==> flow/design.v <==
module AFH_map_table(
A,
O
);
input [6:0] A;
output [6:0] O;
assign O = ~A;
endmodule
module div(
clk, rstz,
div_en_p,
dividend,
divisor,
result_o
);
input clk, rstz;
input div_en_p;
input [24:0] dividend;
input [6:0] divisor;
output [49:0] result_o;
parameter IDLE=2'h0, DIVON=2'h1, DIVEnd=2'h2;
reg [1:0] cs, ns;
wire [25:0] div_temp;
reg [50:0] op_dividend;
reg [4:0] divcnt;
always @(posedge clk or negedge rstz)
begin
  if (!rstz)
    begin
      op_dividend <= 0;
      divcnt <=0;
    end  
  else if (div_en_p && (cs==IDLE))
    begin
      op_dividend <= {25'b0,dividend[24:0],1'b0};
      divcnt <=0;
    end  
  else if (cs==DIVON)
    begin
      op_dividend <= div_temp[25] ? {op_dividend[49:0],1'b0} : {div_temp[24:0],op_dividend[24:0],1'b1};
      divcnt <= divcnt + 1'b1;
    end  
end
reg [49:0] result_o;
always @(posedge clk or negedge rstz)
begin
  if (!rstz)
    result_o <= 0;
  else if (cs==DIVEnd)
    result_o <= {op_dividend[50:26],op_dividend[24:0]};   
end
assign div_temp = {1'b0, op_dividend[49:25]} - {1'b0, divisor};
always @(posedge clk or negedge rstz)
begin
  if (!rstz)
    cs <= 0;
  else 
    cs <= ns;
end
always @*
begin
  ns = cs;
  case(cs)
    IDLE:
      begin
        if (div_en_p) ns = DIVON;
      end
    DIVON:
      begin
        if (divcnt==5'd24) ns = DIVEnd;
      end  
    DIVEnd:
      ns = IDLE;  
  endcase
end
endmodule
module hopkernal(
rstz,
X, A, C,
B,
D,
E, F, Fprime,
Y1,
Y2,
regi_AFH_channel_map,
regi_AFH_N,
fk
);
input rstz;
input [4:0] X, C;
input [4:0] A;
input [3:0] B;
input [8:0] D;
input [6:0] E, F, Fprime;
input Y1;
input [5:0] Y2;
input [79:0] regi_AFH_channel_map;
input [6:0] regi_AFH_N;
output [6:0] fk;
wire [4:0] Zprime = X + A;
wire [4:0] Z;
assign Z[0] = B[0] ^ Zprime[0];
assign Z[1] = B[1] ^ Zprime[1];
assign Z[2] = B[2] ^ Zprime[2];
assign Z[3] = B[3] ^ Zprime[3];
assign Z[4] =  Zprime[4];
wire [4:0] stage1_z, stage2_z, stage3_z, stage4_z, stage5_z, stage6_z, stage7_z;
wire [13:0] P = {C[4:0] ^ {5{Y1}}, D[8:0]};
assign stage1_z[1] = P[13] ? Z[2] : Z[1];
assign stage1_z[2] = P[13] ? Z[1] : Z[2];
assign stage1_z[0] = P[12] ? Z[3] : Z[0];
assign stage1_z[3] = P[12] ? Z[0] : Z[3];
assign stage1_z[4] = Z[4];
assign stage2_z[1] = P[11] ? stage1_z[3] : stage1_z[1];
assign stage2_z[3] = P[11] ? stage1_z[1] : stage1_z[3];
assign stage2_z[2] = P[10] ? stage1_z[4] : stage1_z[2];
assign stage2_z[4] = P[10] ? stage1_z[2] : stage1_z[4];
assign stage2_z[0] = stage1_z[0];
assign stage3_z[0] = P[9] ? stage2_z[3] : stage2_z[0];
assign stage3_z[3] = P[9] ? stage2_z[0] : stage2_z[3];
assign stage3_z[1] = P[8] ? stage2_z[4] : stage2_z[1];
assign stage3_z[4] = P[8] ? stage2_z[1] : stage2_z[4];
assign stage3_z[2] = stage2_z[2];
assign stage4_z[3] = P[7] ? stage3_z[4] : stage3_z[3];
assign stage4_z[4] = P[7] ? stage3_z[3] : stage3_z[4];
assign stage4_z[0] = P[6] ? stage3_z[2] : stage3_z[0];
assign stage4_z[2] = P[6] ? stage3_z[0] : stage3_z[2];
assign stage4_z[1] = stage3_z[1];
assign stage5_z[1] = P[5] ? stage4_z[3] : stage4_z[1];
assign stage5_z[3] = P[5] ? stage4_z[1] : stage4_z[3];
assign stage5_z[0] = P[4] ? stage4_z[4] : stage4_z[0];
assign stage5_z[4] = P[4] ? stage4_z[0] : stage4_z[4];
assign stage5_z[2] = stage4_z[2];
assign stage6_z[3] = P[3] ? stage5_z[4] : stage5_z[3];
assign stage6_z[4] = P[3] ? stage5_z[3] : stage5_z[4];
assign stage6_z[1] = P[2] ? stage5_z[2] : stage5_z[1];
assign stage6_z[2] = P[2] ? stage5_z[1] : stage5_z[2];
assign stage6_z[0] = stage5_z[0];
assign stage7_z[2] = P[1] ? stage6_z[3] : stage6_z[2];
assign stage7_z[3] = P[1] ? stage6_z[2] : stage6_z[3];
assign stage7_z[0] = P[0] ? stage6_z[1] : stage6_z[0];
assign stage7_z[1] = P[0] ? stage6_z[0] : stage6_z[1];
assign stage7_z[4] = stage6_z[4];
wire [6:0] em79 = E[6:0] > 7'd78 ? E[6:0]-7'd79 : E[6:0];
wire [7:0] tmp1 = em79 + F[6:0];  
wire [7:0] tmp1m79 = tmp1[7:0] > 8'd78 ? tmp1[7:0]-8'd79 : tmp1[7:0];   
wire [7:0] tmp2 = tmp1m79[6:0] + stage7_z[4:0] + Y2;                    
wire [6:0] adder2m79 = tmp2 > 7'd78 ? tmp2-7'd79 : tmp2[6:0];
wire rfchused = regi_AFH_channel_map[adder2m79[6:0]];
wire [6:0] emN = {2'b0,E[6:0]} >= {regi_AFH_N,2'b0}                 ? {2'b0,E[6:0]} - {regi_AFH_N,2'b0} :
                 {2'b0,E[6:0]} >= ({regi_AFH_N,1'b0}+regi_AFH_N) ? {2'b0,E[6:0]} - ({regi_AFH_N,1'b0}+regi_AFH_N) :
                 {1'b0,E[6:0]} >= {regi_AFH_N,1'b0}                 ? {1'b0,E[6:0]} - {regi_AFH_N,1'b0} :
                 E[6:0] >= regi_AFH_N                              ? E[6:0]-regi_AFH_N : E[6:0];
wire [7:0] tmp1N = emN + Fprime[6:0];  
wire [7:0] tmp1mN = tmp1N[7:0] >= regi_AFH_N ? tmp1N[7:0]-regi_AFH_N : tmp1N[7:0];   
wire [4:0] a7zmN = {2'b0,stage7_z[4:0]} >= regi_AFH_N ? {2'b0,stage7_z[4:0]} - regi_AFH_N : stage7_z[4:0];  
wire [7:0] tmp2N = tmp1mN[6:0] + a7zmN + Y2;                                      
wire [6:0] adder2mN = tmp2N >= regi_AFH_N ? tmp2N-regi_AFH_N : tmp2N[6:0];
wire [6:0] kprimem = adder2mN;
wire [6:0] fkprime, basicfk;
AFH_map_table AFH_map_table_u(
.A(kprimem),
.O(fkprime)
);
assign basicfk = (adder2m79<=7'd39) ? {adder2m79[5:0], 1'b0} : {(adder2m79-7'd40), 1'b1};
assign fk = rfchused ? basicfk : fkprime;
endmodule
module hopctrlwd(
clk_6M, rstz, p_033us,
mpr_Y,
counter_clkN1, counter_clkE1,
psrxfhs_succ_p,
psrxfhs,
pstxid,
m_tslot_p, ms_tslot_p,
ps_N_incr_p,
pageAB_2Npage_count, 
Atrain,
regi_interlace_offset, regi_page_k_nudge,
regi_AFH_mode,
regi_AFH_N,
ps, gips, is, giis, page, inquiry, mpr, spr, ir, conns,
prs_clock_frozen, prm_clock_frozen,
CLK, CLKE, CLKN, BD_ADDR,
counter_isFHS,
Xprm, Xir, Xprs,
X,
Y1,
Y2,
A,
B,
C,
D,
E, F, Fprime
);
input clk_6M, rstz, p_033us;
input mpr_Y;
input [5:0] counter_clkN1;
input [5:0] counter_clkE1;
input psrxfhs_succ_p;
input psrxfhs;
input pstxid;
input m_tslot_p, ms_tslot_p;
input ps_N_incr_p;
input [3:0] pageAB_2Npage_count;
input Atrain;
input [4:0] regi_interlace_offset, regi_page_k_nudge;
input regi_AFH_mode;
input [6:0] regi_AFH_N;
input ps, gips, is, giis, page, inquiry, mpr, spr, ir, conns;
input prs_clock_frozen, prm_clock_frozen;
input [27:0] CLK, CLKE, CLKN, BD_ADDR;
input [4:0] counter_isFHS;
output [4:0] Xprm, Xir, Xprs;
output [4:0] X;
output Y1;
output [5:0] Y2;
output [4:0] A;
output [3:0] B;
output [4:0] C;
output [8:0] D;
output [6:0] E, F, Fprime;
wire [1:0] k_nudge;
wire [4:0] k_offset;
reg [27:0] CLKN_frozen, CLKE_frozen;
reg [4:0] k_offset_frozen;
reg [4:0] k_nudge_frozen;
always @(posedge clk_6M or negedge rstz)
begin
  if (!rstz)
    begin
     CLKN_frozen <= 0;
    end 
  else if (!prs_clock_frozen)
    begin
     CLKN_frozen <= CLKN;
    end 
end
always @(posedge clk_6M or negedge rstz)
begin
  if (!rstz)
    begin
     CLKE_frozen <= 0;
     k_offset_frozen <= 0;
     k_nudge_frozen <= 0;
    end 
  else if (!prm_clock_frozen)
    begin
     CLKE_frozen <= CLKE;
     k_offset_frozen <= k_offset;
     k_nudge_frozen <= k_nudge;
    end 
end
assign k_nudge = regi_page_k_nudge;  
assign k_offset = Atrain ? 5'd24 : 5'd8;
wire [3:0] xpt = {CLKE[4:2],CLKE[0]} - CLKE[16:12];    
wire [4:0] Xp = CLKE[16:12] + k_offset + k_nudge + xpt ;   
wire [4:0] Xprs = CLKN_frozen[16:12] + counter_clkN1[5:1];
wire [3:0] xprmt = {CLKE_frozen[4:2],CLKE_frozen[0]} - CLKE_frozen[16:12];
wire [4:0] Xprm = CLKE_frozen[16:12] + k_offset_frozen + k_nudge_frozen + xprmt + counter_clkE1[5:1];
wire [3:0] xit = {CLKN[4:2],CLKN[0]} - CLKN[16:12];
wire [4:0] Xi = CLKN[16:12] + k_offset + k_nudge + xit ;
wire [4:0] Xir = CLKN[16:12] + counter_isFHS ;
assign X = ({5{ps}}      & CLKN[16:12]) |     
           ({5{gips}}    & (CLKN[16:12]+regi_interlace_offset)) |   
           ({5{is}}      & Xir[4:0]) |        
           ({5{giis}}    & (Xir[4:0]+regi_interlace_offset)) |      
           ({5{page}}    & Xp[4:0]) |
           ({5{inquiry}} & Xi[4:0]) |
           ({5{mpr}}     & Xprm[4:0]) |    
           ({5{spr}}     & Xprs[4:0]) |    
           ({5{ir}}      & Xir[4:0]) |     
           ({5{conns}}   & CLK[6:2]);      
wire spr_Y = pstxid | (psrxfhs ? 1'b0 : counter_clkN1[0]);
assign Y1 =({1{page}}    & CLKE[1]) |
           ({1{inquiry}} & CLKN[1]) |
           ({1{mpr}}     & mpr_Y  ) |   
           ({1{spr}}     & spr_Y  ) |   
           ({1{ir}}      & 1'b1) |     
           ({1{conns}}   & (CLK[1]&(!regi_AFH_mode)) );      
assign Y2 =({6{page}}    & {CLKE[1],5'b0}) |
           ({6{inquiry}} & {CLKN[1],5'b0}) |
           ({6{mpr}}     & {mpr_Y  ,5'b0}) |   
           ({6{spr}}     & {spr_Y  ,5'b0}) |   
           ({6{ir}}      & {1'b1   ,5'b0}) |     
           ({6{conns}}   & {(CLK[1]&(!regi_AFH_mode)) ,5'b0});      
assign A = ({5{ps}}      & BD_ADDR[27:23]) |     
           ({5{gips}}    & BD_ADDR[27:23]) |   
           ({5{is}}      & BD_ADDR[27:23]) |        
           ({5{giis}}    & BD_ADDR[27:23]) |      
           ({5{page}}    & BD_ADDR[27:23]) |
           ({5{inquiry}} & BD_ADDR[27:23]) |
           ({5{mpr}}     & BD_ADDR[27:23]) |    
           ({5{spr}}     & BD_ADDR[27:23]) |    
           ({5{ir}}      & BD_ADDR[27:23]) |     
           ({5{conns}}   & BD_ADDR[27:23] ^ CLK[25:21]);      
assign B = BD_ADDR[22:19];
assign C = ({5{ps}}      & {BD_ADDR[8],BD_ADDR[6],BD_ADDR[4],BD_ADDR[2],BD_ADDR[0]}) |     
           ({5{gips}}    & {BD_ADDR[8],BD_ADDR[6],BD_ADDR[4],BD_ADDR[2],BD_ADDR[0]}) |   
           ({5{is}}      & {BD_ADDR[8],BD_ADDR[6],BD_ADDR[4],BD_ADDR[2],BD_ADDR[0]}) |        
           ({5{giis}}    & {BD_ADDR[8],BD_ADDR[6],BD_ADDR[4],BD_ADDR[2],BD_ADDR[0]}) |      
           ({5{page}}    & {BD_ADDR[8],BD_ADDR[6],BD_ADDR[4],BD_ADDR[2],BD_ADDR[0]}) |
           ({5{inquiry}} & {BD_ADDR[8],BD_ADDR[6],BD_ADDR[4],BD_ADDR[2],BD_ADDR[0]}) |
           ({5{mpr}}     & {BD_ADDR[8],BD_ADDR[6],BD_ADDR[4],BD_ADDR[2],BD_ADDR[0]}) |    
           ({5{spr}}     & {BD_ADDR[8],BD_ADDR[6],BD_ADDR[4],BD_ADDR[2],BD_ADDR[0]}) |    
           ({5{ir}}      & {BD_ADDR[8],BD_ADDR[6],BD_ADDR[4],BD_ADDR[2],BD_ADDR[0]}) |     
           ({5{conns}}   & {BD_ADDR[8],BD_ADDR[6],BD_ADDR[4],BD_ADDR[2],BD_ADDR[0]} ^ CLK[20:16]);      
assign D = ({9{ps}}      & BD_ADDR[18:10]) |     
           ({9{gips}}    & BD_ADDR[18:10]) |   
           ({9{is}}      & BD_ADDR[18:10]) |        
           ({9{giis}}    & BD_ADDR[18:10]) |      
           ({9{page}}    & BD_ADDR[18:10]) |
           ({9{inquiry}} & BD_ADDR[18:10]) |
           ({9{mpr}}     & BD_ADDR[18:10]) |    
           ({9{spr}}     & BD_ADDR[18:10]) |    
           ({9{ir}}      & BD_ADDR[18:10]) |     
           ({9{conns}}   & (BD_ADDR[18:10] ^ CLK[15:7]));      
assign E = {BD_ADDR[13],BD_ADDR[11],BD_ADDR[9],BD_ADDR[7],BD_ADDR[5],BD_ADDR[3],BD_ADDR[1]};           
reg div_en_p;
always @(posedge clk_6M or negedge rstz)
begin
  if (!rstz)
     div_en_p <= 0;
  else 
     div_en_p <= (CLK[6:0]==7'hff) & ms_tslot_p;
end
wire divffclk = clk_6M;
wire [24:0] Ft, nc1;
div mod79_F(
.clk      (divffclk                   ),
.rstz     (rstz                       ),
.div_en_p (div_en_p                   ),
.dividend ({CLK[27:7],4'b0}           ),
.divisor  (7'd79                      ),
.result_o ({Ft[24:0],nc1[24:0]}       )
);
assign F = ({7{conns}} & Ft[6:0]);
wire [24:0] Fprimet, nc2;
div mod79_Fprime(
.clk      (divffclk                   ),
.rstz     (rstz                       ),
.div_en_p (div_en_p                   ),
.dividend ({CLK[27:7],4'b0}           ),
.divisor  (regi_AFH_N                 ),
.result_o ({Fprimet[24:0],nc2[24:0]}  )
);
assign Fprime = ({7{conns}} & Fprimet[6:0]);
endmodule
module fkctrl(
clk_6M, rstz,
regi_isMaster,
ir,
psrxfhs_succ_p,
fk_page,
page,
ps_pagerespTO,
scancase,
m_half_tslot_p,
mpr,
m_tslot_p,
connsnewslave, connsnewmaster,
CLKN, CLKE, CLK,
txbit_period, rxbit_period,
fkset_p,   
ps, pstxid, psrxfhs, psackfhs, pagetxfhs, pagetmp, pagerxackfhs ,
corre_threshold,
counter_clkN1,
counter_clkE1,
fk_pstxid,
fk_psrxfhs,
fk_psackfhs,
fk_connsnewslave, fk_connsnewmaster,
fk_pagetxfhs,
fk_pagerxackfhs,
fk_spr, fk_mpr,
fk_chg_p, fk_chg_p_ff
);
input clk_6M, rstz;
input regi_isMaster;
input ir;
input psrxfhs_succ_p;
input fk_page;
input page;
input ps_pagerespTO;
input scancase;
input m_half_tslot_p;
input mpr;
input m_tslot_p;
input connsnewslave, connsnewmaster;
input [27:0] CLKN, CLKE, CLK;
input txbit_period, rxbit_period;
input fkset_p;   
input ps, pstxid, psrxfhs, psackfhs, pagetxfhs, pagetmp, pagerxackfhs ;
input corre_threshold;
output [5:0] counter_clkN1;
output [5:0] counter_clkE1;
output fk_pstxid;
output fk_psrxfhs;
output fk_psackfhs;
output fk_connsnewslave, fk_connsnewmaster;
output fk_pagetxfhs;
output fk_pagerxackfhs;
output fk_spr, fk_mpr;
output fk_chg_p, fk_chg_p_ff;
assign fk_spr = fk_pstxid | fk_psrxfhs | fk_psackfhs;
assign fk_mpr = fk_pagetxfhs | fk_pagerxackfhs;
wire ir_fkset_p = regi_isMaster ? fkset_p & !ir : fkset_p;
wire fk_chg_p = ((!(txbit_period | rxbit_period)) & ir_fkset_p);  
wire psrxfhs_fk_chg_p = fk_psrxfhs & fkset_p;
wire scancase_fk_chg_p = (scancase) & fkset_p;
reg fk_chg_p_ff;
always @(posedge clk_6M or negedge rstz)
begin
  if (!rstz)
     fk_chg_p_ff <= 0;
  else 
     fk_chg_p_ff <= fk_chg_p | scancase_fk_chg_p | psrxfhs_fk_chg_p;
end
reg fk_pstxid;
always @(posedge clk_6M or negedge rstz)
begin
  if (!rstz)
     fk_pstxid <= 0;
  else if (ps & corre_threshold & fkset_p)   
     fk_pstxid <= 1'b1;
  else if (pstxid & fk_chg_p)
     fk_pstxid <= 1'b0;
end
reg fk_psrxfhs;
always @(posedge clk_6M or negedge rstz)
begin
  if (!rstz)
     fk_psrxfhs <= 0;
  else if (pstxid & fk_chg_p)
     fk_psrxfhs <= 1'b1;
  else if ((psrxfhs & corre_threshold & fk_chg_p) | ps_pagerespTO)
     fk_psrxfhs <= 1'b0;
end
reg fk_psackfhs;
always @(posedge clk_6M or negedge rstz)
begin
  if (!rstz)
     fk_psackfhs <= 0;
  else if (psrxfhs & corre_threshold & fk_chg_p)
     fk_psackfhs <= 1'b1;
  else if (psackfhs & fk_chg_p & CLKN[0])
     fk_psackfhs <= 1'b0;
end
reg fk_connsnewslave;
always @(posedge clk_6M or negedge rstz)
begin
  if (!rstz)
     fk_connsnewslave <= 0;
  else if (psackfhs & fk_chg_p & CLKN[0])
     fk_connsnewslave <= 1'b1;
  else if (connsnewslave & fk_chg_p & CLK[0])   
     fk_connsnewslave <= 1'b0;
end
reg fk_pagetxfhs;
always @(posedge clk_6M or negedge rstz)
begin
  if (!rstz)
     fk_pagetxfhs <= 0;
  else if ( (pagetmp & fk_chg_p) | (pagerxackfhs & !corre_threshold & fk_chg_p) )
     fk_pagetxfhs <= 1'b1;
  else if ((pagetxfhs & fk_chg_p) | fk_page)
     fk_pagetxfhs <= 1'b0;
end
reg fk_pagerxackfhs;
always @(posedge clk_6M or negedge rstz)
begin
  if (!rstz)
     fk_pagerxackfhs <= 0;
  else if (pagetxfhs & fk_chg_p)
     fk_pagerxackfhs <= 1'b1;
  else if (pagerxackfhs & fk_chg_p & CLKE[0])
     fk_pagerxackfhs <= 1'b0;
end
reg fk_connsnewmaster;
always @(posedge clk_6M or negedge rstz)
begin
  if (!rstz)
     fk_connsnewmaster <= 0;
  else if (pagerxackfhs & corre_threshold & m_half_tslot_p)   
     fk_connsnewmaster <= 1'b1;
  else if ((connsnewmaster & fk_chg_p & CLK[0]) | page )  
     fk_connsnewmaster <= 1'b0;
end
wire ps_N_incr_p = (pstxid & fk_chg_p) | ((psrxfhs|psackfhs) & fkset_p & CLKN[0]);
reg [5:0] counter_clkN1;
always @(posedge clk_6M or negedge rstz)
begin
  if (!rstz)
    begin
     counter_clkN1 <= 0;
    end 
  else if (ps & corre_threshold & fkset_p)   
    begin
     counter_clkN1 <= 6'h1;
    end 
  else if (psrxfhs_succ_p)
     counter_clkN1 <= {counter_clkN1[5:1],1'b0};
  else if (ps_N_incr_p)
    begin
     counter_clkN1 <= counter_clkN1+1'b1;
    end 
end
wire page_N_incr_p = fk_chg_p & CLKE[0] & (pagetxfhs | pagerxackfhs);
reg [5:0] counter_clkE1;
always @(posedge clk_6M or negedge rstz)
begin
  if (!rstz)
    begin
     counter_clkE1 <= 0;
    end 
  else if (!fk_mpr)   
    begin
     counter_clkE1 <= 6'd0;
    end 
  else if (page_N_incr_p)  
    begin
     counter_clkE1 <= counter_clkE1+1'b1;
    end 
end
endmodule
module hopselection(
clk_6M, rstz, p_033us,
regi_isMaster,
ps_pagerespTO,
fk_page,
scancase,
m_half_tslot_p,
connsnewslave, connsnewmaster,
txbit_period, rxbit_period,
fkset_p,   
psackfhs, pagetxfhs, pagetmp, pagerxackfhs ,
corre_threshold,
psrxfhs_succ_p,
psrxfhs,
pstxid,
m_tslot_p, ms_tslot_p,
ps_N_incr_p,
pageAB_2Npage_count, 
Atrain,
regi_interlace_offset, regi_page_k_nudge,
regi_AFH_mode,
regi_AFH_N, regi_AFH_channel_map,
ps, gips, is, giis, page, inquiry, mpr, spr, ir, conns,
prs_clock_frozen, prm_clock_frozen,
CLK, CLKE, CLKN, BD_ADDR,
counter_isFHS,
fk,
fk_chg_p, fk_chg_p_ff,
fk_pstxid
);
input clk_6M, rstz, p_033us;
input regi_isMaster;
input ps_pagerespTO;
input fk_page;
input scancase;
input m_half_tslot_p;
input connsnewslave, connsnewmaster;
input txbit_period, rxbit_period;
input fkset_p;   
input psackfhs, pagetxfhs, pagetmp, pagerxackfhs ;
input corre_threshold;
wire [5:0] counter_clkN1;
wire [5:0] counter_clkE1;
input psrxfhs_succ_p;
input psrxfhs;
input pstxid;
input m_tslot_p, ms_tslot_p;
input ps_N_incr_p;
input [3:0] pageAB_2Npage_count;
input Atrain;
input [4:0] regi_interlace_offset, regi_page_k_nudge;
input regi_AFH_mode;
input [6:0] regi_AFH_N;
input [79:0] regi_AFH_channel_map;
input ps, gips, is, giis, page, inquiry, mpr, spr, ir, conns;
input prs_clock_frozen, prm_clock_frozen;
input [27:0] CLK, CLKE, CLKN, BD_ADDR;
input [4:0] counter_isFHS;
output [6:0] fk;
output fk_chg_p, fk_chg_p_ff;
output fk_pstxid;
wire [4:0] Xprm, Xir, Xprs;
wire [4:0] X;
wire Y1;
wire [5:0] Y2;
wire [4:0] A;
wire [3:0] B;
wire [4:0] C;
wire [8:0] D;
wire [6:0] E, F, Fprime;
wire fk_connsnewslave, fk_connsnewmaster;
wire fk_conns = conns | fk_connsnewslave | fk_connsnewmaster;
wire [27:0] fk_CLK = fk_conns ? CLK + 1'b1 : CLK;
wire [27:0] fk_CLKE = CLKE + 1'b1;
wire [27:0] fk_CLKN = CLKN + 1'b1;
hopctrlwd hopctrlwd_u(
.clk_6M               (clk_6M               ), 
.rstz                 (rstz                 ), 
.p_033us              (p_033us              ),
.mpr_Y                (counter_clkE1[0]     ),
.counter_clkN1        (counter_clkN1        ),  
.counter_clkE1        (counter_clkE1        ),       
.psrxfhs_succ_p       (psrxfhs_succ_p       ),
.psrxfhs              (fk_psrxfhs              ),
.pstxid               (fk_pstxid               ),
.m_tslot_p            (m_tslot_p            ),
.ms_tslot_p           (ms_tslot_p           ),
.ps_N_incr_p          (ps_N_incr_p          ),
.pageAB_2Npage_count  (pageAB_2Npage_count  ), 
.Atrain               (Atrain               ),
.regi_interlace_offset(regi_interlace_offset),
.regi_page_k_nudge    (regi_page_k_nudge    ),
.regi_AFH_mode        (regi_AFH_mode        ),
.regi_AFH_N           (regi_AFH_N           ),
.ps                   (ps                   ), 
.gips                 (gips                 ), 
.is                   (is                   ), 
.giis                 (giis                 ), 
.page                 (fk_page                 ), 
.inquiry              (inquiry              ), 
.mpr                  (fk_mpr                  ), 
.spr                  (fk_spr                  ), 
.ir                   (ir                   ), 
.conns                (fk_conns                ),
.prs_clock_frozen     (prs_clock_frozen     ), 
.prm_clock_frozen     (prm_clock_frozen     ),
.CLK                  (fk_CLK                  ), 
.CLKE                 (fk_CLKE                 ), 
.CLKN                 (fk_CLKN                 ), 
.BD_ADDR              (BD_ADDR          ),
.counter_isFHS        (counter_isFHS        ),
.Xprm                 (Xprm                 ), 
.Xir                  (Xir                  ),
.Xprs                 (Xprs                 ), 
.X                    (X                    ),
.Y1                   (Y1                   ),
.Y2                   (Y2                   ),
.A                    (A                    ),
.B                    (B                    ),
.C                    (C                    ),
.D                    (D                    ),
.E                    (E                    ), 
.F                    (F                    ), 
.Fprime               (Fprime               )
);
hopkernal hopkernal_u(
.rstz                (rstz                ),
.X                   (X                   ), 
.A                   (A                   ), 
.C                   (C                   ),
.B                   (B                   ),
.D                   (D                   ),
.E                   (E                   ), 
.F                   (F                   ),
.Fprime              (Fprime              ),
.Y1                  (Y1                  ),
.Y2                  (Y2                  ),
.regi_AFH_channel_map(regi_AFH_channel_map),
.regi_AFH_N          (regi_AFH_N          ),
.fk                  (fk                  )
);
fkctrl fkctrl_u(
.clk_6M         (clk_6M         ), 
.rstz           (rstz           ),
.regi_isMaster  (regi_isMaster  ),
.ir             (ir             ),
.psrxfhs_succ_p (psrxfhs_succ_p ),
.fk_page        (fk_page        ),
.page           (page           ),
.ps_pagerespTO  (ps_pagerespTO  ),
.scancase       (scancase       ),
.m_half_tslot_p (m_half_tslot_p ),
.mpr            (mpr            ),
.m_tslot_p      (m_tslot_p      ),
.connsnewslave  (connsnewslave  ),
.connsnewmaster (connsnewmaster ),
.CLKN           (CLKN           ),
.CLKE           (CLKE           ),
.CLK            (CLK            ),
.txbit_period   (txbit_period   ), 
.rxbit_period   (rxbit_period   ),
.fkset_p        (fkset_p        ),   
.ps             (ps             ), 
.pstxid         (pstxid         ), 
.psrxfhs        (psrxfhs        ), 
.psackfhs       (psackfhs       ), 
.pagetxfhs      (pagetxfhs      ), 
.pagetmp        (pagetmp        ), 
.pagerxackfhs   (pagerxackfhs   ),
.corre_threshold(corre_threshold),
.counter_clkN1   (counter_clkN1   ),
.counter_clkE1   (counter_clkE1   ),
.fk_pstxid       (fk_pstxid       ),
.fk_psrxfhs      (fk_psrxfhs      ),
.fk_psackfhs     (fk_psackfhs     ),
.fk_connsnewslave(fk_connsnewslave),
.fk_connsnewmaster(fk_connsnewmaster),
.fk_pagetxfhs    (fk_pagetxfhs    ),
.fk_pagerxackfhs (fk_pagerxackfhs ),
.fk_spr          (fk_spr          ),
.fk_mpr          (fk_mpr          ),
.fk_chg_p        (fk_chg_p        ),
.fk_chg_p_ff     (fk_chg_p_ff     )
);
endmodule
Hand-over note for hopselection

# Tool chain data of hopselection

Module hopselection before and after one edit of its RTL, step after step.
"unedited" refers to lines of the RTL above, "edited" to lines of the edited file.
"change": "edited" minus "unedited" as printed here. "rel. change": 100 x difference / "unedited".
The mark -- stands for no value.

Top module: hopselection
Clock input: clk_6M
Standard-cell library: sky130hd
Corner: tt_025C_1v80

# Diff

Unified diff, file above to edited file.
A script made this edit. It changes what the design does and was not meant as an optimisation.

```diff
@@ -150,5 +150,4 @@
 wire [6:0] emN = {2'b0,E[6:0]} >= {regi_AFH_N,2'b0}                 ? {2'b0,E[6:0]} - {regi_AFH_N,2'b0} :
                  {2'b0,E[6:0]} >= ({regi_AFH_N,1'b0}+regi_AFH_N) ? {2'b0,E[6:0]} - ({regi_AFH_N,1'b0}+regi_AFH_N) :
-                 {1'b0,E[6:0]} >= {regi_AFH_N,1'b0}                 ? {1'b0,E[6:0]} - {regi_AFH_N,1'b0} :
                  E[6:0] >= regi_AFH_N                              ? E[6:0]-regi_AFH_N : E[6:0];
 wire [7:0] tmp1N = emN + Fprime[6:0];  
```

# Word level

Counts by Yosys on the flattened word-level netlist (proc, flatten, opt, wreduce; memories kept). Register bits leave out memories and registers merged into their read ports (data or address). Print and check cells are left out. Cells with the same type and inputs are merged into one.

Word-level totals:

| what                            | unedited | edited | change | rel. change (%) |
| register bits                   | 240      | 240    | 0      | 0.00 |
| bits in latches                 | 0        | 0      | 0      | -- |
| memory bits (writable)          | 0        | 0      | 0      | -- |
| bits in read-only memories      | 0        | 0      | 0      | -- |
| clocked read ports x word width | 0        | 0      | 0      | -- |
| memory cells                    | 0        | 0      | 0      | -- |
| input port bits                 | 256      | 256    | 0      | 0.00 |
| output and inout bits           | 10       | 10     | 0      | 0.00 |
| cells after elaboration         | 348      | 345    | -3     | -0.86 |

Cells by class:

| what                       | unedited | edited | change | rel. change (%) |
| $add $sub $neg             | 45       | 44     | -1     | -2.22 |
| multipliers                | 0        | 0      | 0      | -- |
| div/mod/pow operators      | 0        | 0      | 0      | -- |
| magnitude comparators      | 11       | 10     | -1     | -9.09 |
| equal/unequal tests        | 13       | 13     | 0      | 0.00 |
| shift-type cells           | 1        | 1      | 0      | 0.00 |
| mux-type cells             | 78       | 77     | -1     | -1.28 |
| bitwise gates (word level) | 152      | 152    | 0      | 0.00 |
| reduce/logical cells       | 24       | 24     | 0      | 0.00 |

Operators with widths:

| kind                                                             | unedited | edited | change | rel. change (%) |
| 7-bit two-way mux                                                | 11       | 10     | -1     | -9.09 |
| 7-bit subtractor                                                 | 6        | 5      | -1     | -16.67 |
| 7-bit by 8-bit greater-or-equal comparator with 1-bit output     | 1        | 0      | -1     | -100.00 |
| 1-bit two-way mux                                                | 44       | 44     | 0      | 0.00 |
| 1-bit bitwise AND                                                | 34       | 34     | 0      | 0.00 |
| 5-bit bitwise AND                                                | 30       | 30     | 0      | 0.00 |
| 5-bit bitwise OR                                                 | 27       | 27     | 0      | 0.00 |
| 1-bit bitwise OR                                                 | 21       | 21     | 0      | 0.00 |
| 9-bit bitwise AND                                                | 10       | 10     | 0      | 0.00 |
| 2-bit nonzero test                                               | 10       | 10     | 0      | 0.00 |
| 5-bit adder                                                      | 9        | 9      | 0      | 0.00 |
| 9-bit bitwise OR                                                 | 9        | 9      | 0      | 0.00 |
| 5-bit two-way mux                                                | 6        | 6      | 0      | 0.00 |
| 50-bit two-way mux                                               | 6        | 6      | 0      | 0.00 |
| 6-bit bitwise AND                                                | 5        | 5      | 0      | 0.00 |
| 6-bit two-way mux                                                | 5        | 5      | 0      | 0.00 |
| 6-bit bitwise OR                                                 | 5        | 5      | 0      | 0.00 |
| 1-bit zero test                                                  | 4        | 4      | 0      | 0.00 |
| 1-bit XOR                                                        | 4        | 4      | 0      | 0.00 |
| 5-bit by 2-bit adder with 5-bit output                           | 3        | 3      | 0      | 0.00 |
| 5-bit by 4-bit adder with 5-bit output                           | 3        | 3      | 0      | 0.00 |
| 2-bit two-way mux                                                | 3        | 3      | 0      | 0.00 |
| 2-bit by 1-bit != test with 1-bit output (second input constant) | 3        | 3      | 0      | 0.00 |
| 2-bit != test (second input constant)                            | 3        | 3      | 0      | 0.00 |
| 3-bit nonzero test                                               | 3        | 3      | 0      | 0.00 |
| 4-bit subtractor                                                 | 3        | 3      | 0      | 0.00 |
| 7-bit subtractor (second input constant)                         | 3        | 3      | 0      | 0.00 |
| 5-bit XOR                                                        | 3        | 3      | 0      | 0.00 |

The list need not be complete.

# Longest topological paths

Longest topological path by Yosys (ltp), each cell counted once; first at word level (registers and memories cut), then after technology mapping (sequential cells cut; the memories' decode and read muxes count).

Logic depth:

| what                         | unedited | edited | change | rel. change (%) |
| depth after elaboration      | 29       | 29     | 0      | 0.00 |
| ABC_AREA                     | 0        | 0      | --     | -- |
| depth in mapped cells        | 55       | 56     | +1     | +1.82 |
| mapped depth without buffers | 54       | 55     | +1     | +1.85 |

# Netlist

Source: synth_stat.txt of the flow (Yosys; design flattened, memories mapped). It holds for the ABC_AREA given above (unset counts as 0); a run with the other value may have another netlist.

Cell types:

| cell type                 | unedited | edited | change | rel. change (%) |
| sky130_fd_sc_hd__nor2_1   | 156      | 178    | +22    | +14.10 |
| sky130_fd_sc_hd__mux4_2   | 38       | 18     | -20    | -52.63 |
| sky130_fd_sc_hd__nand2_1  | 143      | 158    | +15    | +10.49 |
| sky130_fd_sc_hd__nand3b_1 | 2        | 12     | +10    | +500.00 |
| sky130_fd_sc_hd__a211oi_1 | 65       | 73     | +8     | +12.31 |
| sky130_fd_sc_hd__o21ai_0  | 96       | 89     | -7     | -7.29 |
| sky130_fd_sc_hd__mux2i_1  | 95       | 102    | +7     | +7.37 |
| sky130_fd_sc_hd__mux2_2   | 45       | 38     | -7     | -15.56 |
| sky130_fd_sc_hd__nand4_1  | 30       | 37     | +7     | +23.33 |
| sky130_fd_sc_hd__xnor2_1  | 127      | 133    | +6     | +4.72 |
| sky130_fd_sc_hd__nand3_1  | 51       | 57     | +6     | +11.76 |
| sky130_fd_sc_hd__nor3_1   | 45       | 39     | -6     | -13.33 |
| sky130_fd_sc_hd__and3_1   | 9        | 15     | +6     | +66.67 |
| sky130_fd_sc_hd__ha_1     | 143      | 138    | -5     | -3.50 |
| sky130_fd_sc_hd__clkbuf_1 | 67       | 62     | -5     | -7.46 |
| sky130_fd_sc_hd__a21o_1   | 56       | 51     | -5     | -8.93 |
| sky130_fd_sc_hd__nor2b_1  | 35       | 40     | +5     | +14.29 |
| sky130_fd_sc_hd__and2_1   | 22       | 27     | +5     | +22.73 |

The list need not be complete.

Mapped netlist:

| what                    | unedited  | edited    | change     | rel. change (%) |
| cell count              | 1974      | 1994      | +20        | +1.01 |
| chip area (Yosys) (mm²) | 0.0176069 | 0.0171777 | -0.0004292 | -2.44 |
| mapped flip-flops       | 169       | 169       | 0          | 0.00 |
| buffers                 | 82        | 81        | -1         | -1.22 |

The figures by module come from a second, unflattened synthesis with its own total; it is not the netlist above.

Second synthesis, totals:

| what                                          | unedited  | edited    | change     | rel. change (%) |
| cell total of the unflattened synthesis       | 2385      | 2403      | +18        | +0.75 |
| area total of the unflattened synthesis (mm²) | 0.0224941 | 0.0224152 | -0.0000789 | -0.35 |

Each row is one instance without its submodules.

Modules, unedited:

| module        | times used | cells | area (mm²) | sequential area (mm²) |
| div           | 2          | 476   | 0.0053001  | 0.0027289 |
| hopkernal     | 1          | 730   | 0.0061384  | 0 |
| hopctrlwd     | 1          | 361   | 0.0031167  | 0.0004755 |
| hopselection  | 1          | 233   | 0.001594   | 0 |
| fkctrl        | 1          | 102   | 0.0010185  | 0.0005005 |
| AFH_map_table | 1          | 7     | 0.0000263  | 0 |

Modules, edited:

| module        | times used | cells | area (mm²) | sequential area (mm²) |
| div           | 2          | 476   | 0.0053001  | 0.0027289 |
| hopkernal     | 1          | 748   | 0.0060596  | 0 |
| hopctrlwd     | 1          | 361   | 0.0031167  | 0.0004755 |
| hopselection  | 1          | 233   | 0.001594   | 0 |
| fkctrl        | 1          | 102   | 0.0010185  | 0.0005005 |
| AFH_map_table | 1          | 7     | 0.0000263  | 0 |

# Path before layout

Path of least setup slack by OpenSTA after synthesis, without wires, with an ideal clock, recovery checks aside; 20% of the period is set as input and as output delay. Where synthesis merged equal registers, the netlist keeps one of their names.

Timing path post-synthesis:

| what                                | unedited        | edited          | change | rel. change (%) |
| path type                           | input -> output | input -> output | --     | -- |
| start                               | input CLKN[6]   | input CLKE[0]   | --     | -- |
| end                                 | output fk[4]    | output fk[2]    | --     | -- |
| clock period (ns)                   | 25.0            | 25.0            | 0.0    | 0.00 |
| input delay (ns)                    | 5.000           | 5.000           | 0.000  | 0.00 |
| arrival (ns)                        | 15.304          | 15.609          | +0.305 | +1.99 |
| data required time (ns)             | 20.000          | 20.000          | 0.000  | 0.00 |
| path slack (ns)                     | 4.696           | 4.391           | -0.305 | -- |
| path delay (ns)                     | 10.304          | 10.609          | +0.305 | +2.96 |
| stages                              | 43              | 44              | +1     | +2.33 |
| buffers on the path                 | 3               | 6               | +3     | +100.00 |
| period reached after synthesis (ns) | 20.304          | 20.609          | +0.305 | +1.50 |

"path delay" = arrival - input delay + setup time.
At an output port there is no setup time.
"stages": output pins that drive a net of the path, with the launching flip-flop's if there is one; two outputs of one cell count as two.
"period reached after synthesis" = period - worst setup slack (recovery checks aside). The figure is calculated, with input and output delays left at 20% of the set period.
Between the ends stands the longest chain of elaborated cells between them, by number of cells; it is not shown to be the way that was timed. Of several equally long chains one is given.
Each line given opens the expression or statement behind the cell; cells for indexed reads and writes are added by Yosys, which also makes memories of some case tables.

On the way, post-synthesis, unedited:
Cells stage by stage: sky130_fd_sc_hd__nand4_1 > sky130_fd_sc_hd__or3_1 > sky130_fd_sc_hd__nor2_1 > sky130_fd_sc_hd__xor2_1 > sky130_fd_sc_hd__fa_1 > sky130_fd_sc_hd__inv_1 > sky130_fd_sc_hd__fa_1 > sky130_fd_sc_hd__ha_1 > sky130_fd_sc_hd__fa_1 > sky130_fd_sc_hd__xor2_1 > sky130_fd_sc_hd__a222oi_1 > sky130_fd_sc_hd__nand3_1 > sky130_fd_sc_hd__a211o_1 > sky130_fd_sc_hd__ha_1 > sky130_fd_sc_hd__a21o_1 > sky130_fd_sc_hd__inv_1 > sky130_fd_sc_hd__or4_1 > sky130_fd_sc_hd__o311ai_1 > [... 7 more ...] > sky130_fd_sc_hd__inv_1 > sky130_fd_sc_hd__ha_1 > sky130_fd_sc_hd__clkbuf_1 > sky130_fd_sc_hd__buf_1 > sky130_fd_sc_hd__clkbuf_1 > sky130_fd_sc_hd__inv_1 > sky130_fd_sc_hd__ha_1 > sky130_fd_sc_hd__nor2_1 > sky130_fd_sc_hd__nand3_1 > sky130_fd_sc_hd__a21oi_1 > sky130_fd_sc_hd__nor3_2 > sky130_fd_sc_hd__nor3b_4 > sky130_fd_sc_hd__xor2_2 > sky130_fd_sc_hd__mux4_2 > sky130_fd_sc_hd__o31ai_1 > sky130_fd_sc_hd__or4_4 > sky130_fd_sc_hd__a31oi_4 > sky130_fd_sc_hd__mux2_2
Length of the longest elaborated chain: 29
Elaborated cells between the ends (all ways): 75
RTL lines with such cells: 52
Those cells by class: add/sub (17); compare (4); shift (1); mux (33); logic (20)

RTL lines, path post-synthesis, unedited:

| what                                     | line | RTL |
| start, declared                          | 582  | `input [27:0] CLK, CLKE, CLKN, BD_ADDR;` |
| 17-bit by 1-bit adder with 17-bit output | 600  | `wire [27:0] fk_CLKN = CLKN + 1'b1;` |
| 5-bit adder                              | 265  | `({5{gips}}    & (CLKN[16:12]+regi_interlace_offset)) \|` |
| 5-bit bitwise AND                        | 265  |  |
| 5-bit bitwise OR (9 in a row)            | 264  | `assign X = ({5{ps}}      & CLKN[16:12]) \|` |
| 5-bit adder                              | 100  | `wire [4:0] Zprime = X + A;` |
| 1-bit XOR                                | 105  | `assign Z[3] = B[3] ^ Zprime[3];` |
| 1-bit two-way mux                        | 112  | `assign stage1_z[3] = P[12] ? Z[0] : Z[3];` |
| [... 7 more ...]                         | --   |  |
| 5-bit two-way mux                        | 156  | `wire [4:0] a7zmN = {2'b0,stage7_z[4:0]} >= regi_AFH_N ? {2'b0,stage7_z[4:0]} - regi_AFH_N : stage7_z[4:0];` |
| 7-bit by 5-bit adder with 8-bit output   | 157  | `wire [7:0] tmp2N = tmp1mN[6:0] + a7zmN + Y2;` |
| 8-bit by 6-bit adder with 8-bit output   | 157  |  |
| 7-bit subtractor                         | 158  | `wire [6:0] adder2mN = tmp2N >= regi_AFH_N ? tmp2N-regi_AFH_N : tmp2N[6:0];` |
| 7-bit two-way mux                        | 158  |  |
| 7-bit NOT                                | 7    | `assign O = ~A;` |
| 7-bit two-way mux                        | 166  | `assign fk = rfchused ? basicfk : fkprime;` |
| end, declared                            | 584  | `output [6:0] fk;` |

On the way, post-synthesis, edited:
Cells stage by stage: sky130_fd_sc_hd__clkbuf_1 > sky130_fd_sc_hd__nand4_1 > sky130_fd_sc_hd__nor4_1 > sky130_fd_sc_hd__xor2_1 > sky130_fd_sc_hd__inv_1 > sky130_fd_sc_hd__fa_1 > sky130_fd_sc_hd__fa_1 > sky130_fd_sc_hd__ha_1 > sky130_fd_sc_hd__fa_1 > sky130_fd_sc_hd__a222oi_1 > sky130_fd_sc_hd__o211ai_1 > sky130_fd_sc_hd__a221o_1 > sky130_fd_sc_hd__ha_1 > sky130_fd_sc_hd__a21o_1 > sky130_fd_sc_hd__a21oi_1 > sky130_fd_sc_hd__or3_1 > sky130_fd_sc_hd__a21oi_1 > sky130_fd_sc_hd__a311oi_1 > [... 8 more ...] > sky130_fd_sc_hd__ha_1 > sky130_fd_sc_hd__clkbuf_1 > sky130_fd_sc_hd__buf_1 > sky130_fd_sc_hd__clkbuf_1 > sky130_fd_sc_hd__clkinv_1 > sky130_fd_sc_hd__ha_1 > sky130_fd_sc_hd__or3_1 > sky130_fd_sc_hd__a21boi_0 > sky130_fd_sc_hd__mux2_4 > sky130_fd_sc_hd__a21oi_1 > sky130_fd_sc_hd__or2_1 > sky130_fd_sc_hd__buf_6 > sky130_fd_sc_hd__buf_6 > sky130_fd_sc_hd__mux2i_1 > sky130_fd_sc_hd__mux4_2 > sky130_fd_sc_hd__and4_4 > sky130_fd_sc_hd__a211oi_4 > sky130_fd_sc_hd__mux2_2
Length of the longest elaborated chain: 28
Elaborated cells between the ends (all ways): 77
RTL lines with such cells: 50
Those cells by class: add/sub (14); compare (4); shift (1); mux (33); logic (25)

RTL lines, path post-synthesis, edited:

| what                                     | line | RTL |
| start, declared                          | 581  | `input [27:0] CLK, CLKE, CLKN, BD_ADDR;` |
| 17-bit by 1-bit adder with 17-bit output | 598  | `wire [27:0] fk_CLKE = CLKE + 1'b1;` |
| 5-bit adder                              | 256  | `wire [4:0] Xp = CLKE[16:12] + k_offset + k_nudge + xpt ;` |
| 5-bit by 2-bit adder with 5-bit output   | 256  |  |
| 5-bit by 4-bit adder with 5-bit output   | 256  |  |
| 5-bit bitwise AND                        | 267  | `({5{page}}    & Xp[4:0]) \|` |
| 5-bit bitwise OR (6 in a row)            | 263  | `assign X = ({5{ps}}      & CLKN[16:12]) \|` |
| 5-bit adder                              | 100  | `wire [4:0] Zprime = X + A;` |
| [... 9 more ...]                         | --   |  |
| 5-bit two-way mux                        | 155  | `wire [4:0] a7zmN = {2'b0,stage7_z[4:0]} >= regi_AFH_N ? {2'b0,stage7_z[4:0]} - regi_AFH_N : stage7_z[4:0];` |
| 7-bit by 5-bit adder with 8-bit output   | 156  | `wire [7:0] tmp2N = tmp1mN[6:0] + a7zmN + Y2;` |
| 8-bit by 6-bit adder with 8-bit output   | 156  |  |
| 7-bit subtractor                         | 157  | `wire [6:0] adder2mN = tmp2N >= regi_AFH_N ? tmp2N-regi_AFH_N : tmp2N[6:0];` |
| 7-bit two-way mux                        | 157  |  |
| 7-bit NOT                                | 7    | `assign O = ~A;` |
| 7-bit two-way mux                        | 165  | `assign fk = rfchused ? basicfk : fkprime;` |
| end, declared                            | 583  | `output [6:0] fk;` |

# Timing after layout

From the final timing report of each run of pair A: the path of least setup slack in the routed layout; clock arrival at registers is part of the times.

Timing path post-layout:

| what                    | unedited        | edited          | change | rel. change (%) |
| path type               | input -> output | input -> output | --     | -- |
| start                   | input CLKN[7]   | input CLKN[0]   | --     | -- |
| end                     | output fk[3]    | output fk[4]    | --     | -- |
| clock period (ns)       | 23.1            | 23.1            | 0.0    | 0.00 |
| input delay (ns)        | 4.62            | 4.62            | 0.00   | 0.00 |
| arrival (ns)            | 17.13           | 17.57           | +0.44  | +2.57 |
| data required time (ns) | 18.48           | 18.48           | 0.00   | 0.00 |
| path slack (ns)         | 1.35            | 0.91            | -0.44  | -- |
| stages                  | 55              | 55              | 0      | 0.00 |
| buffers on the path     | 3               | 3               | 0      | 0.00 |

Between the ends stands the longest chain of elaborated cells between them, by number of cells; it is not shown to be the way that was timed. Of several equally long chains one is given.

On the way, post-layout, unedited:
Cells stage by stage: sky130_fd_sc_hd__clkdlybuf4s50_1 > sky130_fd_sc_hd__nand4_1 > sky130_fd_sc_hd__or3_1 > sky130_fd_sc_hd__nor2_1 > sky130_fd_sc_hd__xor2_1 > sky130_fd_sc_hd__inv_1 > sky130_fd_sc_hd__ha_1 > sky130_fd_sc_hd__a21o_1 > sky130_fd_sc_hd__a21oi_1 > sky130_fd_sc_hd__xor2_1 > sky130_fd_sc_hd__ha_1 > sky130_fd_sc_hd__inv_1 > sky130_fd_sc_hd__ha_1 > sky130_fd_sc_hd__xor2_1 > sky130_fd_sc_hd__a222oi_1 > sky130_fd_sc_hd__nand3_1 > sky130_fd_sc_hd__a211o_1 > sky130_fd_sc_hd__ha_1 > [... 19 more ...] > sky130_fd_sc_hd__o41ai_1 > sky130_fd_sc_hd__buf_4 > sky130_fd_sc_hd__o31a_1 > sky130_fd_sc_hd__o21ai_0 > sky130_fd_sc_hd__ha_1 > sky130_fd_sc_hd__a21o_1 > sky130_fd_sc_hd__a21oi_1 > sky130_fd_sc_hd__o21bai_1 > sky130_fd_sc_hd__a21o_1 > sky130_fd_sc_hd__xor2_1 > sky130_fd_sc_hd__ha_1 > sky130_fd_sc_hd__nand4_1 > sky130_fd_sc_hd__nor2_1 > sky130_fd_sc_hd__a211oi_1 > sky130_fd_sc_hd__and2_1 > sky130_fd_sc_hd__mux2_2 > sky130_fd_sc_hd__mux2i_1 > sky130_fd_sc_hd__clkdlybuf4s50_1
Length of the longest elaborated chain: 29
Elaborated cells between the ends (all ways): 75
RTL lines with such cells: 52
Those cells by class: add/sub (17); compare (4); shift (1); mux (33); logic (20)

RTL lines, path post-layout, unedited:

| what                                     | line | RTL |
| start, declared                          | 582  | `input [27:0] CLK, CLKE, CLKN, BD_ADDR;` |
| 17-bit by 1-bit adder with 17-bit output | 600  | `wire [27:0] fk_CLKN = CLKN + 1'b1;` |
| 5-bit adder                              | 265  | `({5{gips}}    & (CLKN[16:12]+regi_interlace_offset)) \|` |
| 5-bit bitwise AND                        | 265  |  |
| 5-bit bitwise OR (9 in a row)            | 264  | `assign X = ({5{ps}}      & CLKN[16:12]) \|` |
| 5-bit adder                              | 100  | `wire [4:0] Zprime = X + A;` |
| 1-bit XOR                                | 105  | `assign Z[3] = B[3] ^ Zprime[3];` |
| 1-bit two-way mux                        | 112  | `assign stage1_z[3] = P[12] ? Z[0] : Z[3];` |
| [... 7 more ...]                         | --   |  |
| 5-bit two-way mux                        | 156  | `wire [4:0] a7zmN = {2'b0,stage7_z[4:0]} >= regi_AFH_N ? {2'b0,stage7_z[4:0]} - regi_AFH_N : stage7_z[4:0];` |
| 7-bit by 5-bit adder with 8-bit output   | 157  | `wire [7:0] tmp2N = tmp1mN[6:0] + a7zmN + Y2;` |
| 8-bit by 6-bit adder with 8-bit output   | 157  |  |
| 7-bit subtractor                         | 158  | `wire [6:0] adder2mN = tmp2N >= regi_AFH_N ? tmp2N-regi_AFH_N : tmp2N[6:0];` |
| 7-bit two-way mux                        | 158  |  |
| 7-bit NOT                                | 7    | `assign O = ~A;` |
| 7-bit two-way mux                        | 166  | `assign fk = rfchused ? basicfk : fkprime;` |
| end, declared                            | 584  | `output [6:0] fk;` |

On the way, post-layout, edited:
Cells stage by stage: sky130_fd_sc_hd__clkdlybuf4s50_1 > sky130_fd_sc_hd__ha_1 > sky130_fd_sc_hd__nand3_1 > sky130_fd_sc_hd__nor3_1 > sky130_fd_sc_hd__xor2_2 > sky130_fd_sc_hd__nand2_1 > sky130_fd_sc_hd__inv_1 > sky130_fd_sc_hd__fa_1 > sky130_fd_sc_hd__inv_1 > sky130_fd_sc_hd__fa_1 > sky130_fd_sc_hd__ha_1 > sky130_fd_sc_hd__fa_1 > sky130_fd_sc_hd__a222oi_1 > sky130_fd_sc_hd__o211ai_1 > sky130_fd_sc_hd__a221o_1 > sky130_fd_sc_hd__ha_1 > sky130_fd_sc_hd__a21o_1 > sky130_fd_sc_hd__a21oi_1 > [... 19 more ...] > sky130_fd_sc_hd__o21a_1 > sky130_fd_sc_hd__inv_1 > sky130_fd_sc_hd__o22ai_1 > sky130_fd_sc_hd__ha_1 > sky130_fd_sc_hd__inv_1 > sky130_fd_sc_hd__fa_1 > sky130_fd_sc_hd__xnor2_1 > sky130_fd_sc_hd__ha_1 > sky130_fd_sc_hd__nor2b_1 > sky130_fd_sc_hd__o21ai_0 > sky130_fd_sc_hd__nand2b_1 > sky130_fd_sc_hd__a21o_1 > sky130_fd_sc_hd__a21o_1 > sky130_fd_sc_hd__and2_1 > sky130_fd_sc_hd__nor2b_2 > sky130_fd_sc_hd__mux2i_1 > sky130_fd_sc_hd__mux2_2 > sky130_fd_sc_hd__clkdlybuf4s50_1
Length of the longest elaborated chain: 29
Elaborated cells between the ends (all ways): 88
RTL lines with such cells: 57
Those cells by class: add/sub (17); compare (4); shift (1); mux (33); logic (33)

RTL lines, path post-layout, edited:

| what                                     | line | RTL |
| start, declared                          | 581  | `input [27:0] CLK, CLKE, CLKN, BD_ADDR;` |
| 17-bit by 1-bit adder with 17-bit output | 599  | `wire [27:0] fk_CLKN = CLKN + 1'b1;` |
| 5-bit adder                              | 264  | `({5{gips}}    & (CLKN[16:12]+regi_interlace_offset)) \|` |
| 5-bit bitwise AND                        | 264  |  |
| 5-bit bitwise OR (9 in a row)            | 263  | `assign X = ({5{ps}}      & CLKN[16:12]) \|` |
| 5-bit adder                              | 100  | `wire [4:0] Zprime = X + A;` |
| 1-bit XOR                                | 105  | `assign Z[3] = B[3] ^ Zprime[3];` |
| 1-bit two-way mux                        | 112  | `assign stage1_z[3] = P[12] ? Z[0] : Z[3];` |
| [... 7 more ...]                         | --   |  |
| 5-bit two-way mux                        | 155  | `wire [4:0] a7zmN = {2'b0,stage7_z[4:0]} >= regi_AFH_N ? {2'b0,stage7_z[4:0]} - regi_AFH_N : stage7_z[4:0];` |
| 7-bit by 5-bit adder with 8-bit output   | 156  | `wire [7:0] tmp2N = tmp1mN[6:0] + a7zmN + Y2;` |
| 8-bit by 6-bit adder with 8-bit output   | 156  |  |
| 7-bit subtractor                         | 157  | `wire [6:0] adder2mN = tmp2N >= regi_AFH_N ? tmp2N-regi_AFH_N : tmp2N[6:0];` |
| 7-bit two-way mux                        | 157  |  |
| 7-bit NOT                                | 7    | `assign O = ~A;` |
| 7-bit two-way mux                        | 165  | `assign fk = rfchused ? basicfk : fkprime;` |
| end, declared                            | 583  | `output [6:0] fk;` |

# Measured runs

Runs of the flow (Yosys, OpenROAD) on both versions; the two runs of a pair have the same settings. The constraints put input and output delay at 20% of the set period each and load the outputs with 0.01 pF.

Settings, pair A:
CORE_UTILIZATION: 40
PLACE_DENSITY: 0.6
period_ns: 23.1
CAP_MARGIN: 20
CORE_MARGIN: 2
SLEW_MARGIN: 20

Measured results, pair A:

| what                                   | unedited  | edited    | change     | rel. change (%) |
| chip area in the Yosys report (mm²)    | 0.0176069 | 0.0171777 | -0.0004292 | -2.44 |
| area of the die (mm²)                  | 0.0457104 | 0.0446181 | -0.0010923 | -2.39 |
| standard-cell area after routing (mm²) | 0.0210602 | 0.0206085 | -0.0004517 | -2.14 |
| final design utilization (%)           | 48.7      | 48.9      | +0.2       | -- |
| lowest setup slack (ns)                | 1.347     | 0.910     | -0.437     | -- |
| smallest hold slack (ns)               | 0.477     | 0.467     | -0.010     | -- |
| clock period achieved (ns)             | 21.753    | 22.190    | +0.437     | +2.01 |

Settings, pair B:
CORE_UTILIZATION: 40
CTS_CLUSTER_DIAMETER: 61
CTS_CLUSTER_SIZE: 76
GPL_ROUTABILITY_DRIVEN: 0
MAX_ROUTING_LAYER: met5
PLACE_DENSITY_LB_ADDON: 0.03
period_ns: 13.7
CAP_MARGIN: 20
CORE_MARGIN: 2
SLEW_MARGIN: 20

Measured results, pair B:

| what                                   | unedited  | edited    | change     | rel. change (%) |
| chip area in the Yosys report (mm²)    | 0.0176069 | 0.0171777 | -0.0004292 | -2.44 |
| area of the die (mm²)                  | 0.0457104 | 0.0446181 | -0.0010923 | -2.39 |
| standard-cell area after routing (mm²) | 0.0248463 | 0.0243821 | -0.0004642 | -1.87 |
| final design utilization (%)           | 57.4      | 57.9      | +0.5       | -- |
| lowest setup slack (ns)                | -1.778    | -2.144    | -0.366     | -- |
| smallest hold slack (ns)               | 0.479     | 0.468     | -0.011     | -- |
| clock period achieved (ns)             | 15.478    | 15.844    | +0.366     | +2.36 |

"clock period achieved" = clock period - worst setup slack. The figure is calculated, with input and output delays left at 20% of the set period.

End of note.
